==> flow/design.v <==
module pointwise_weight_regs #(
    parameter DATA_W   = 8,
    parameter CIN      = 32,
    parameter COUT     = 64,
    parameter PAR_CIN  = 8,
    parameter PAR_COUT = 8
)(
    input  wire clk,
    input  wire reset,
    input  wire                         wr_en,
    input  wire [$clog2(COUT*CIN)-1:0]  wr_addr,
    input  wire signed [DATA_W-1:0]     wr_data,
    input  wire [$clog2((COUT+PAR_COUT-1)/PAR_COUT)-1:0] cout_blk_idx,
    input  wire [$clog2((CIN +PAR_CIN -1)/PAR_CIN )-1:0] cin_blk_idx,
    output reg  signed [PAR_COUT*PAR_CIN*DATA_W-1:0] weight_vec
);
    localparam NUM_CIN_BLKS  = (CIN  + PAR_CIN  - 1) / PAR_CIN;
    localparam NUM_COUT_BLKS = (COUT + PAR_COUT - 1) / PAR_COUT;
    localparam BLOCK_W       = PAR_COUT * PAR_CIN * DATA_W;
    localparam TOTAL_BLOCKS  = NUM_CIN_BLKS * NUM_COUT_BLKS;
    localparam TOTAL_WEIGHTS = COUT * CIN;
    (* ram_style = "block" *)
    reg signed [BLOCK_W-1:0] weight_mem [0:TOTAL_BLOCKS-1];
    wire [$clog2(COUT)-1:0] wr_cout;
    wire [$clog2(CIN)-1:0]  wr_cin;
    assign wr_cout = wr_addr / CIN;
    assign wr_cin  = wr_addr % CIN;
    wire [$clog2(NUM_COUT_BLKS)-1:0] wr_cout_blk;
    wire [$clog2(NUM_CIN_BLKS)-1:0]  wr_cin_blk;
    assign wr_cout_blk = wr_cout / PAR_COUT;
    assign wr_cin_blk  = wr_cin  / PAR_CIN;
    wire [$clog2(TOTAL_BLOCKS)-1:0] blk_idx;
    assign blk_idx = wr_cout_blk * NUM_CIN_BLKS + wr_cin_blk;
    wire [$clog2(PAR_COUT)-1:0] off_cout;
    wire [$clog2(PAR_CIN)-1:0]  off_cin;
    assign off_cout = wr_cout % PAR_COUT;
    assign off_cin  = wr_cin  % PAR_CIN;
    wire [$clog2(PAR_COUT*PAR_CIN)-1:0] elem_idx;
    assign elem_idx = off_cout * PAR_CIN + off_cin;
    wire [$clog2(BLOCK_W)-1:0] bit_idx;
    assign bit_idx = elem_idx * DATA_W;
    always @(posedge clk) begin
        if (wr_en && (wr_addr < TOTAL_WEIGHTS)) begin
            weight_mem[blk_idx][bit_idx +: DATA_W] <= wr_data;
        end
    end
    always @(posedge clk) begin
        weight_vec <=
            weight_mem[cout_blk_idx * NUM_CIN_BLKS + cin_blk_idx];
    end
endmodule
module pointwise_mac_datapath #(
    parameter DATA_W   = 8,
    parameter ACC_W    = 64,
    parameter PAR_CIN  = 8,    
    parameter PAR_COUT = 8
)(
    input  wire                               clk,
    input  wire                               reset,
    input  wire                               acc_clear,
    input  wire                               acc_enable,
    input  wire signed [PAR_CIN*DATA_W-1:0]   feature_vec,
    input  wire signed [PAR_COUT*PAR_CIN*DATA_W-1:0] weight_vec,
    output wire signed [PAR_COUT*ACC_W-1:0]   acc_out
);
    initial begin
        if (PAR_CIN & (PAR_CIN - 1))
            $error("PAR_CIN must be power of 2.");
    end
    localparam PROD_W   = 2 * DATA_W;
    localparam TREE_LVL = $clog2(PAR_CIN);
    localparam SUM_W    = PROD_W + TREE_LVL;
    localparam LATENCY  = 2 + TREE_LVL;  
    integer g, i;
    reg signed [PAR_CIN*DATA_W-1:0]            feature_vec_r;
    reg signed [PAR_COUT*PAR_CIN*DATA_W-1:0]   weight_vec_r;
    always @(posedge clk) begin
        feature_vec_r <= feature_vec;
        weight_vec_r  <= weight_vec;
    end
    (* use_dsp = "yes" *)
    reg signed [PROD_W-1:0] mult [0:PAR_COUT-1][0:PAR_CIN-1];
    always @(posedge clk) begin
        for (g = 0; g < PAR_COUT; g = g + 1) begin
            for (i = 0; i < PAR_CIN; i = i + 1) begin
                mult[g][i] <=
                    $signed(feature_vec_r[i*DATA_W +: DATA_W]) *
                    $signed(weight_vec_r[(g*PAR_CIN+i)*DATA_W +: DATA_W]);
            end
        end
    end
    reg signed [SUM_W-1:0] tree_lvl 
        [0:PAR_COUT-1][0:TREE_LVL-1][0:PAR_CIN/2-1];
    always @(posedge clk) begin
        for (g = 0; g < PAR_COUT; g = g + 1) begin
            for (i = 0; i < PAR_CIN/2; i = i + 1) begin
                tree_lvl[g][0][i] <=
                    {{(SUM_W-PROD_W){mult[g][2*i][PROD_W-1]}}, mult[g][2*i]} +
                    {{(SUM_W-PROD_W){mult[g][2*i+1][PROD_W-1]}}, mult[g][2*i+1]};
            end
        end
    end
    genvar lvl;
    generate
        for (lvl = 1; lvl < TREE_LVL; lvl = lvl + 1) begin : TREE_GEN
            integer idx;
            always @(posedge clk) begin
                for (g = 0; g < PAR_COUT; g = g + 1) begin
                    for (idx = 0; idx < (PAR_CIN >> (lvl+1)); idx = idx + 1) begin
                        tree_lvl[g][lvl][idx] <=
                            tree_lvl[g][lvl-1][2*idx] +
                            tree_lvl[g][lvl-1][2*idx+1];
                    end
                end
            end
        end
    endgenerate
    wire signed [SUM_W-1:0] cycle_sum [0:PAR_COUT-1];
    genvar gi;
    generate
        for (gi = 0; gi < PAR_COUT; gi = gi + 1) begin : SUM_OUT
            assign cycle_sum[gi] = tree_lvl[gi][TREE_LVL-1][0];
        end
    endgenerate
    reg [LATENCY-1:0] acc_enable_pipe;
    reg [LATENCY-1:0] acc_clear_pipe;
    always @(posedge clk) begin
        if (reset) begin
            acc_enable_pipe <= 0;
            acc_clear_pipe  <= 0;
        end
        else begin
            acc_enable_pipe <= {acc_enable_pipe[LATENCY-2:0], acc_enable};
            acc_clear_pipe  <= {acc_clear_pipe[LATENCY-2:0],  acc_clear};
        end
    end
    wire acc_enable_aligned = acc_enable_pipe[LATENCY-1];
    wire acc_clear_aligned  = acc_clear_pipe[LATENCY-1];
    (* use_dsp = "yes" *)
    reg signed [ACC_W-1:0] acc_reg [0:PAR_COUT-1];
    always @(posedge clk) begin
        if (reset) begin
            for (g = 0; g < PAR_COUT; g = g + 1)
                acc_reg[g] <= 0;
        end
        else if (acc_clear_aligned) begin
            for (g = 0; g < PAR_COUT; g = g + 1)
                acc_reg[g] <= 0;
        end
        else if (acc_enable_aligned) begin
            for (g = 0; g < PAR_COUT; g = g + 1)
                acc_reg[g] <= acc_reg[g] + cycle_sum[g];
        end
    end
    generate
        for (gi = 0; gi < PAR_COUT; gi = gi + 1) begin : OUT_PACK
            assign acc_out[gi*ACC_W +: ACC_W] = acc_reg[gi];
        end
    endgenerate
endmodule
module pointwise_conv1x1_fsm_axis #(
    parameter DATA_W   = 8,
    parameter ACC_W    = 64,
    parameter CIN      = 32,
    parameter COUT     = 64,
    parameter PAR_CIN  = 8,
    parameter PAR_COUT = 8,
    parameter MAC_LATENCY = 5
)(
    input  wire clk,
    input  wire reset,
    input  wire s_axis_tvalid,
    output wire s_axis_tready,
    output wire m_axis_tvalid,
    input  wire m_axis_tready,
    input  wire signed [CIN*DATA_W-1:0] feature_vec,
    input  wire signed [PAR_COUT*ACC_W-1:0] acc_out,
    output reg  acc_clear,
    output reg  acc_enable,
    output reg signed [COUT*DATA_W-1:0] out_vec,
    output reg signed [CIN*DATA_W-1:0] feature_reg,
    output reg [$clog2((CIN+PAR_CIN-1)/PAR_CIN)-1:0]   cin_blk_idx,
    output reg [$clog2((COUT+PAR_COUT-1)/PAR_COUT)-1:0] cout_blk_idx,
    output reg o_intr
);
    localparam NUM_CIN_ITER  = (CIN  + PAR_CIN  - 1) / PAR_CIN;
    localparam NUM_COUT_ITER = (COUT + PAR_COUT - 1) / PAR_COUT;
    localparam IDLE      = 3'd0,
               LOAD      = 3'd1,
               ACCUM     = 3'd2,
               WAIT_PIPE = 3'd3,
               STORE     = 3'd4,
               DONE      = 3'd5;
    reg [2:0] state, next_state;
    reg [$clog2(NUM_CIN_ITER)-1:0]  cin_cnt;
    reg [$clog2(NUM_COUT_ITER)-1:0] cout_cnt;
    reg [$clog2(MAC_LATENCY)-1:0]   pipe_cnt;
    always @(posedge clk)
        if (reset)
            state <= IDLE;
        else
            state <= next_state;
    always @(*) begin
        next_state = state;
        case (state)
            IDLE:
                if (s_axis_tvalid)
                    next_state = LOAD;
            LOAD:
                next_state = ACCUM;
            ACCUM:
                if (cin_cnt == NUM_CIN_ITER-1)
                    next_state = WAIT_PIPE;
            WAIT_PIPE:
                if (pipe_cnt == MAC_LATENCY-1)
                    next_state = STORE;
            STORE:
                if (cout_cnt == NUM_COUT_ITER-1)
                    next_state = DONE;
                else
                    next_state = LOAD;
            DONE:
                if (m_axis_tready)
                    next_state = IDLE;
        endcase
    end
    function automatic signed [DATA_W-1:0] saturate;
        input signed [ACC_W-1:0] val;
        begin
            if (val > 127)
                saturate = 127;
            else if (val < -128)
                saturate = -128;
            else
                saturate = val[DATA_W-1:0];
        end
    endfunction
    integer g;
    always @(posedge clk) begin
        if (reset) begin
            cin_cnt      <= 0;
            cout_cnt     <= 0;
            pipe_cnt     <= 0;
            cin_blk_idx  <= 0;
            cout_blk_idx <= 0;
            acc_enable   <= 0;
            acc_clear    <= 0;
            out_vec      <= 0;
            feature_reg  <= 0;
            o_intr       <= 0;
        end
        else begin
            acc_enable <= 0;
            acc_clear  <= 0;
            o_intr     <= 0;
            if (state == ACCUM && next_state == WAIT_PIPE)
                pipe_cnt <= 0;
            else if (state == WAIT_PIPE)
                pipe_cnt <= pipe_cnt + 1;
            case (state)
                IDLE:
                begin
                    cin_cnt  <= 0;
                    cout_cnt <= 0;
                    if (s_axis_tvalid)
                        feature_reg <= feature_vec;   
                end
                LOAD:
                begin
                    cin_cnt      <= 0;
                    cin_blk_idx  <= 0;
                    cout_blk_idx <= cout_cnt;
                    acc_clear    <= 1;
                end
                ACCUM:
                begin
                    acc_enable  <= 1;
                    cin_blk_idx <= cin_cnt + 1;
                    if (cin_cnt != NUM_CIN_ITER-1)
                        cin_cnt <= cin_cnt + 1;
                end
                WAIT_PIPE:
                begin
                end
                STORE:
                begin
                    for (g = 0; g < PAR_COUT; g = g + 1)
                        if ((cout_cnt*PAR_COUT + g) < COUT)
                            out_vec[(cout_cnt*PAR_COUT + g)*DATA_W +: DATA_W]
                                <= saturate(acc_out[g*ACC_W +: ACC_W]);
                    if (cout_cnt != NUM_COUT_ITER-1)
                        cout_cnt <= cout_cnt + 1;
                end
                DONE:
                begin
                    o_intr <= 1;
                end
            endcase
        end
    end
    assign s_axis_tready = (state == IDLE);
    assign m_axis_tvalid = (state == DONE);
endmodule
module pointwise_layer_stream #(
    parameter DATA_W   = 8,
    parameter ACC_W    = 64,
    parameter CIN      = 16,
    parameter COUT     = 16,
    parameter PAR_CIN       = 8,
    parameter PAR_COUT       = 4
)(
    input  wire clk,
    input  wire reset,
    input  wire [CIN*DATA_W-1:0]  s_axis_tdata,
    input  wire                   s_axis_tvalid,
    output wire                   s_axis_tready,
    output wire [COUT*DATA_W-1:0] m_axis_tdata,
    output wire                   m_axis_tvalid,
    input  wire                   m_axis_tready,
    input  wire                         pw_wr_en,
    input  wire [$clog2(COUT*CIN)-1:0]  pw_wr_addr,
    input  wire signed [DATA_W-1:0]     pw_wr_data,
    output wire o_intr
);
    localparam NUM_CIN_ITER  = (CIN  + PAR_CIN  - 1) / PAR_CIN;
    localparam NUM_COUT_ITER = (COUT + PAR_COUT - 1) / PAR_COUT;
    localparam MAC_LATENCY = 3 + $clog2(PAR_CIN);
    wire                                  acc_clear;
    wire                                  acc_enable;
    wire signed [PAR_COUT*ACC_W-1:0]      acc_out;
    wire signed [CIN*DATA_W-1:0]          feature_full_reg;
    wire signed [PAR_CIN*DATA_W-1:0]      feature_slice;
    wire signed [PAR_COUT*PAR_CIN*DATA_W-1:0] weight_vec_block;
    wire [$clog2(NUM_CIN_ITER)-1:0]       cin_blk_idx;
    wire [$clog2(NUM_COUT_ITER)-1:0]      cout_blk_idx;
    wire signed [COUT*DATA_W-1:0]         fsm_out_vec;
    wire                                  fsm_m_axis_tvalid;
    pointwise_conv1x1_fsm_axis #(
        .DATA_W       (DATA_W),
        .ACC_W        (ACC_W),
        .CIN          (CIN),
        .COUT         (COUT),
        .PAR_CIN      (PAR_CIN),
        .PAR_COUT     (PAR_COUT),
        .MAC_LATENCY  (MAC_LATENCY)
    ) FSM (
        .clk            (clk),
        .reset          (reset),
        .s_axis_tvalid  (s_axis_tvalid),
        .s_axis_tready  (s_axis_tready),
        .m_axis_tvalid  (fsm_m_axis_tvalid),
        .m_axis_tready  (m_axis_tready),
        .feature_vec    (s_axis_tdata),       
        .acc_out        (acc_out),
        .acc_clear      (acc_clear),
        .acc_enable     (acc_enable),
        .out_vec        (fsm_out_vec),
        .feature_reg    (feature_full_reg),   
        .cin_blk_idx    (cin_blk_idx),
        .cout_blk_idx   (cout_blk_idx),
        .o_intr         (o_intr)
    );
    reg signed [PAR_CIN*DATA_W-1:0] feature_slice_r;
    always @(posedge clk)
        feature_slice_r <=
            feature_full_reg[
                cin_blk_idx * PAR_CIN * DATA_W +: PAR_CIN * DATA_W
            ];
    assign feature_slice = feature_slice_r;
    pointwise_weight_regs #(
        .DATA_W   (DATA_W),
        .CIN      (CIN),
        .COUT     (COUT),
        .PAR_CIN  (PAR_CIN),
        .PAR_COUT (PAR_COUT)
    ) PW_WREGS (
        .clk          (clk),
        .reset        (reset),
        .wr_en        (pw_wr_en),
        .wr_addr      (pw_wr_addr),
        .wr_data      (pw_wr_data),
        .cin_blk_idx  (cin_blk_idx),
        .cout_blk_idx (cout_blk_idx),
        .weight_vec   (weight_vec_block)
    );
    pointwise_mac_datapath #(
        .DATA_W   (DATA_W),
        .ACC_W    (ACC_W),
        .PAR_CIN  (PAR_CIN),
        .PAR_COUT (PAR_COUT)
    ) MAC_DP (
        .clk         (clk),
        .reset       (reset),
        .acc_clear   (acc_clear),
        .acc_enable  (acc_enable),
        .feature_vec (feature_slice),    
        .weight_vec  (weight_vec_block),
        .acc_out     (acc_out)
    );
    assign m_axis_tdata  = fsm_out_vec;
    assign m_axis_tvalid = fsm_m_axis_tvalid;
endmodule
### Tool chain data of pointwise_layer_stream

Tool output for the design above, in the order of the flow.
Lines are those of the file above, counted from 1.
Operators carry their Yosys type and port widths (W data, S select, Z words).
Cell names lack the library's common part.
The mark n/a stands for no value.

| inputs | value |
|---|---|
| top | pointwise_layer_stream |
| clock input | clk |
| library | sky130hd |
| corner | tt_025C_1v80 |

### After elaboration

Yosys after proc, flatten, opt, wreduce and memory -nomap, before mapping. Print and check cells are not counted. Equal cells are merged and count once.
Yosys's memory passes give these memory sizes; they may raise the number of words (mostly to a power of two), join words into wider ones and drop unused or constant bits.

| cells by class | value |
|---|---|
| add/subtract/negate cells | 45 |
| multiply operators | 32 |
| $lt $le $gt $ge | 13 |
| eq/ne operators | 10 |
| shifts and indexed selects | 11 |
| multiplexer cells | 47 |
| bitwise operators | 12 |
| reduce/logical cells | 11 |

Operator list:

| kind | count |
|---|---|
| $mul A8 B8 Y16 | 32 |
| $mux W128 | 10 |
| $and A128 B128 Y128 | 4 |
| $or A128 B128 Y128 | 4 |
| $not A128 Y128 | 4 |
| $shift A8 B33 Y128 | 4 |
| $shift A8 B33 Y128 const A | 4 |
| $mux W256 | 2 |
| $add A16 B16 Y17 | 16 |
| $add A64 B19 Y64 | 4 |
| $gt A64 B8 Y1 const B | 4 |
| $lt A64 B8 Y1 const B | 4 |
| $shl A8 B8 Y256 | 1 |
| $shl A8 B8 Y256 const A | 1 |
| $add A19 B19 Y19 | 12 |
| $mux W8 | 20 |
| $shiftx A128 B8 Y64 | 1 |
| $neg A32 Y33 | 3 |
| $lt A32 B5 Y1 const B | 3 |
| $neg A7 Y33 | 1 |
| $pmux W3 S6 | 1 |
| $mux W3 | 6 |
| $add A4 B2 Y5 const B | 2 |
| $eq A3 B2 Y1 const B | 3 |
| $eq A3 B3 Y1 const B | 3 |
| $lt A8 B9 Y1 const B | 1 |
| $reduce_bool A2 Y1 | 3 |
| $reduce_or A2 Y1 | 3 |

Not listed: further kinds 18, cells in them 25.

| storage and ports | value |
|---|---|
| register bits after elaboration | 1,965 |
| RAM bits | 2,048 |
| word width x clocked read ports | 256 |
| memory cells | 1 |
| input port bits | 149 |
| output and inout bits | 131 |
| elaborated cells | 262 |

Memory list:

| memory | words | width | read ports | write ports | RTL line | RTL |
|---|---|---|---|---|---|---|
| PW_WREGS.weight_mem | 8 | 256 | 1 | 1 | 23 | `reg signed [BLOCK_W-1:0] weight_mem [0:TOTAL_BLOCKS-1];` |

### Logic depth

Longest topological path by Yosys (ltp), each cell counted once; first at word level (registers and memories cut), then after technology mapping (sequential cells cut; the memories' decode and read muxes count).

| logic depth | value |
|---|---|
| word-level depth | 24 |
| ABC_AREA | 0 |
| mapped depth | 22 |
| gate-level depth less buffers | 21 |

### After synthesis

Source: synth_stat.txt of the flow (Yosys; design flattened, memories mapped). It holds for the ABC_AREA given above (unset counts as 0); a run with the other value may have another netlist.
The area totals of this step are shown rounded.

Cells by type:

| type | count | area in all (um^2) |
|---|---|---|
| edfxtp_1 | 2,048 | 6.15E+04 |
| dfxtp_1 | 2,195 | 4.39E+04 |
| fa_1 | 1,792 | 3.59E+04 |
| ha_1 | 1,650 | 20,644.8 |
| mux4_2 | 512 | 1.15E+04 |
| inv_1 | 3,046 | 1.14E+04 |
| and2_1 | 1,320 | 8,257.92 |
| xnor2_1 | 846 | 7.41E+03 |
| a21oi_1 | 1,186 | 5.94E+03 |
| nand2_1 | 1,348 | 5.06E+03 |
| nor2_1 | 1,330 | 4.99E+03 |
| mux2_2 | 344 | 3.87E+03 |
| o21ai_0 | 585 | 2.93E+03 |
| clkbuf_1 | 579 | 2.17E+03 |
| a21o_1 | 288 | 2.16E+03 |
| xor2_1 | 228 | 2E+03 |
| o21bai_1 | 218 | 1,636.57 |
| nor2b_1 | 238 | 1.49E+03 |

Other cell types: 80; their cells: 1552.

| mapped netlist | value |
|---|---|
| mapped cells | 21,305 |
| synthesis area | 243,000 um^2 |
| sequential area | 105,000 um^2 |
| flip-flops | 4,243 |
| buffer cells | 680 |

By module: a second synthesis without flattening, with its own total; a netlist apart from the flattened one above.

| second synthesis, totals | value |
|---|---|
| cells (unflattened synthesis) | 21,061 |
| area total of the unflattened synthesis | 244,000 um^2 |

Each row is one instance without its submodules.

Modules:

| module | times used | cells | area (um^2) | seq. area (um^2) |
|---|---|---|---|---|
| pointwise_mac_datapath | 1 | 15,698 | 145,000 | 31,800 |
| pointwise_weight_regs | 1 | 4,063 | 85,900 | 66,600 |
| pointwise_conv1x1_fsm_axis | 1 | 1,165 | 10,500 | 5,550 |
| pointwise_layer_stream | 1 | 135 | 2,360 | 1,280 |

### Path before layout

Source: OpenSTA report_checks on the synthesized netlist (no wires, ideal clock, input and output delay 20% of the period each), path of least setup slack; recovery checks are left aside. Register names are those of the netlist, which keeps one name where synthesis merged equal registers.

| path post-synthesis | value |
|---|---|
| kind | flip-flop to flip-flop |
| from | reg MAC_DP.feature_vec_r[57] |
| to | reg MAC_DP.mult |
| period | 10.0 ns |
| setup time | 0.072 ns |
| time at the first pin | 0.000 ns |
| data arrival time | 4.421 ns |
| required time | 9.928 ns |
| setup slack | 5.507 ns |
| delay of the path | 4.493 ns |
| stages | 20 |
| buffers on the path | 1 |
| period reached after synthesis | 4.493 ns |

"delay of the path" is the arrival time less input delay plus setup time.
"stages": output pins that drive a net of the path, with the launching flip-flop's if there is one; two outputs of one cell count as two.
"period reached after synthesis" = period - worst setup slack (recovery checks aside). The figure is calculated, with input and output delays left at 20% of the set period.
An end named without its bit number is one bit of that signal or, where synthesis recoded a state register, one of its new flip-flops.
Between the ends stands the longest chain of elaborated cells between them, by number of cells; it is not shown to be the way that was timed. Of several equally long chains one is given.
Each line given opens the expression or statement behind the cell; cells for indexed reads and writes are added by Yosys, which also makes memories of some case tables.

| between the ends, post-synthesis | value |
|---|---|
| cell sequence | dfxtp_1 -> clkbuf_1 -> nand2_1 -> fa_1 -> fa_1 -> inv_1 -> fa_1 -> inv_1 -> fa_1 -> inv_1 -> ha_1 -> inv_1 -> o21bai_1 -> a21o_1 -> a21o_1 -> a21oi_1 -> o21bai_1 -> a21o_1 -> a21oi_1 -> xnor2_1 |
| length of the longest elaborated chain | 1 |
| elaborated cells on any way between the ends | 1 |
| source lines of those cells | 1 |
| classes of those cells | mul: 1 |

RTL lines, path post-synthesis:

| what | RTL line | RTL |
|---|---|---|
| from (decl) | 75 | `reg signed [PAR_CIN*DATA_W-1:0]            feature_vec_r;` |
| from (assign) | 78 | `feature_vec_r <= feature_vec;` |
| $mul A8 B8 Y16 | 87 | `$signed(feature_vec_r[i*DATA_W +: DATA_W]) *` |
| to (assign) | 86 | `mult[g][i] <=` |
| to (decl) | 82 | `reg signed [PROD_W-1:0] mult [0:PAR_COUT-1][0:PAR_CIN-1];` |

### Path in the finished layout

Path of least setup slack in the final report of run A (OpenROAD, finished layout, wires in). Where an end is a register, its clock arrival counts in the times.

| path after layout | value |
|---|---|
| kind | input port to flip-flop |
| from | in pw_wr_data[7] |
| to | mem PW_WREGS.weight_mem[0][189] |
| period | 9.41 ns |
| input delay | 1.88 ns |
| setup time | 0.32 ns |
| time at the first pin | 1.88 ns |
| data arrival time | 6.89 ns |
| required time | 10.06 ns |
| setup slack | 3.18 ns |
| stages | 8 |
| buffers on the path | 2 |

Between the ends stands the longest chain of elaborated cells between them, by number of cells; it is not shown to be the way that was timed. Of several equally long chains one is given.

| between the ends, after layout | value |
|---|---|
| cell sequence | clkdlybuf4s50_1 -> clkinv_1 -> nor2_1 -> a21oi_2 -> buf_6 -> nor2_1 -> nor2_1 -> o21ai_0 |
| length of the longest elaborated chain | 2 |
| elaborated cells on any way between the ends | 2 |
| source lines of those cells | 2 |
| classes of those cells | shift: 1; mux: 1 |

RTL lines, path after layout:

| what | RTL line | RTL |
|---|---|---|
| from (decl) | 322 | `input  wire signed [DATA_W-1:0]     pw_wr_data,` |
| $shl A8 B8 Y256 | 44 | `weight_mem[blk_idx][bit_idx +: DATA_W] <= wr_data;` |
| $mux W256 | 43 | `if (wr_en && (wr_addr < TOTAL_WEIGHTS)) begin` |
| to (decl) | 23 | `reg signed [BLOCK_W-1:0] weight_mem [0:TOTAL_BLOCKS-1];` |

Ticket comment

Measured data: module pointwise_layer_stream, platform sky130hd, 6 stored runs of the flow under differing settings, order arbitrary. Input and output delays are each 20% of the period that was set; the output load is 0.01 pF.
"clock period achieved" is the run's clock period less its worst setup slack. It is reckoned from that one timing run; input and output delays stay at 20% of the period that was set.
"critical path time" is the time allowed to the run's worst setup path (the clock period less input and output delay, where it has them) less its slack. Clock arrival times count: a late capture clock shortens it, a late launch clock lengthens it.
"power": no workload was simulated; the value follows from the tool's default switching activity.
Results are given in rounded form.
Among the settings, n/a means not set for that run.
Results: n/a = not shown.

| run name | CORE_ASPECT_RATIO | CORE_MARGIN | CORE_UTILIZATION | CTS_CLUSTER_DIAMETER | CTS_CLUSTER_SIZE | GPL_ROUTABILITY_DRIVEN | GPL_TIMING_DRIVEN | SETUP_SLACK_MARGIN | TNS_END_PERCENT | period_ns | CAP_MARGIN | SLEW_MARGIN | PLACE_DENSITY_LB_ADDON | CELL_PAD_IN_SITES_DETAIL_PLACEMENT | HOLD_SLACK_MARGIN | standard-cell area after routing (um^2) | die size (um^2) | power (uW) | chip area after synthesis (Yosys) (um^2) | setup total negative slack (ns) | worst setup slack after layout (ns) | clock period achieved (ns) | critical path time (ns) | worst setup path kind | utilization after routing (%) | worst hold slack (ns) |
|---|---|---|---|---|---|---|---|---|---|---|---|---|---|---|---|---|---|---|---|---|---|---|---|---|---|---|
| run A | 0.8 | 4 | 65 | 96 | 82 | 0 | 0 | 2.1 | 75 | 9.41 | 20 | 20 | n/a | n/a | n/a | 259,000 | 385,000 | 64,600 | 243,000 | 0.000 | 3.18 | 6.231 | 4.35 | input port to flip-flop | 69.7 | 0.313 |
| run B | 1.25 | 2 | 45 | 25 | 38 | 1 | 0 | 2.68 | n/a | 10.0 | 20 | 20 | 0.23 | n/a | n/a | 289,000 | 547,000 | 81,400 | 243,000 | 0.000 | 3.96 | 6.044 | 6.04 | flip-flop to flip-flop | 53.5 | 0.282 |
| run C | n/a | 2 | 43 | n/a | n/a | n/a | n/a | n/a | n/a | 5.26 | 20 | 20 | n/a | n/a | n/a | 273,000 | 572,000 | 128,000 | 243,000 | 0.000 | 0.339 | 4.921 | 4.92 | flip-flop to flip-flop | 48.4 | 0.311 |
| run D | n/a | 2 | 45 | n/a | n/a | n/a | n/a | n/a | n/a | 4.28 | 20 | 20 | n/a | n/a | n/a | 290,000 | 547,000 | 168,000 | 243,000 | -5.12 | -0.282 | 4.562 | 4.56 | flip-flop to flip-flop | 53.8 | 0.187 |
| run E | 0.88 | 2 | 45 | 25 | 38 | 0 | 0 | 2.68 | n/a | 10.0 | 20 | 0 | 0.23 | 2 | 0.16 | n/a | n/a | n/a | n/a | n/a | n/a | n/a | n/a | n/a | n/a | n/a |
| run F | n/a | 2 | 45 | n/a | n/a | n/a | n/a | n/a | n/a | 10.0 | 20 | 20 | n/a | n/a | n/a | 270,000 | 547,000 | 66,500 | 243,000 | 0.000 | 4.83 | 5.167 | 5.17 | flip-flop to flip-flop | 49.9 | 0.320 |

Run E: no final report: placement broke off with DPL-0033
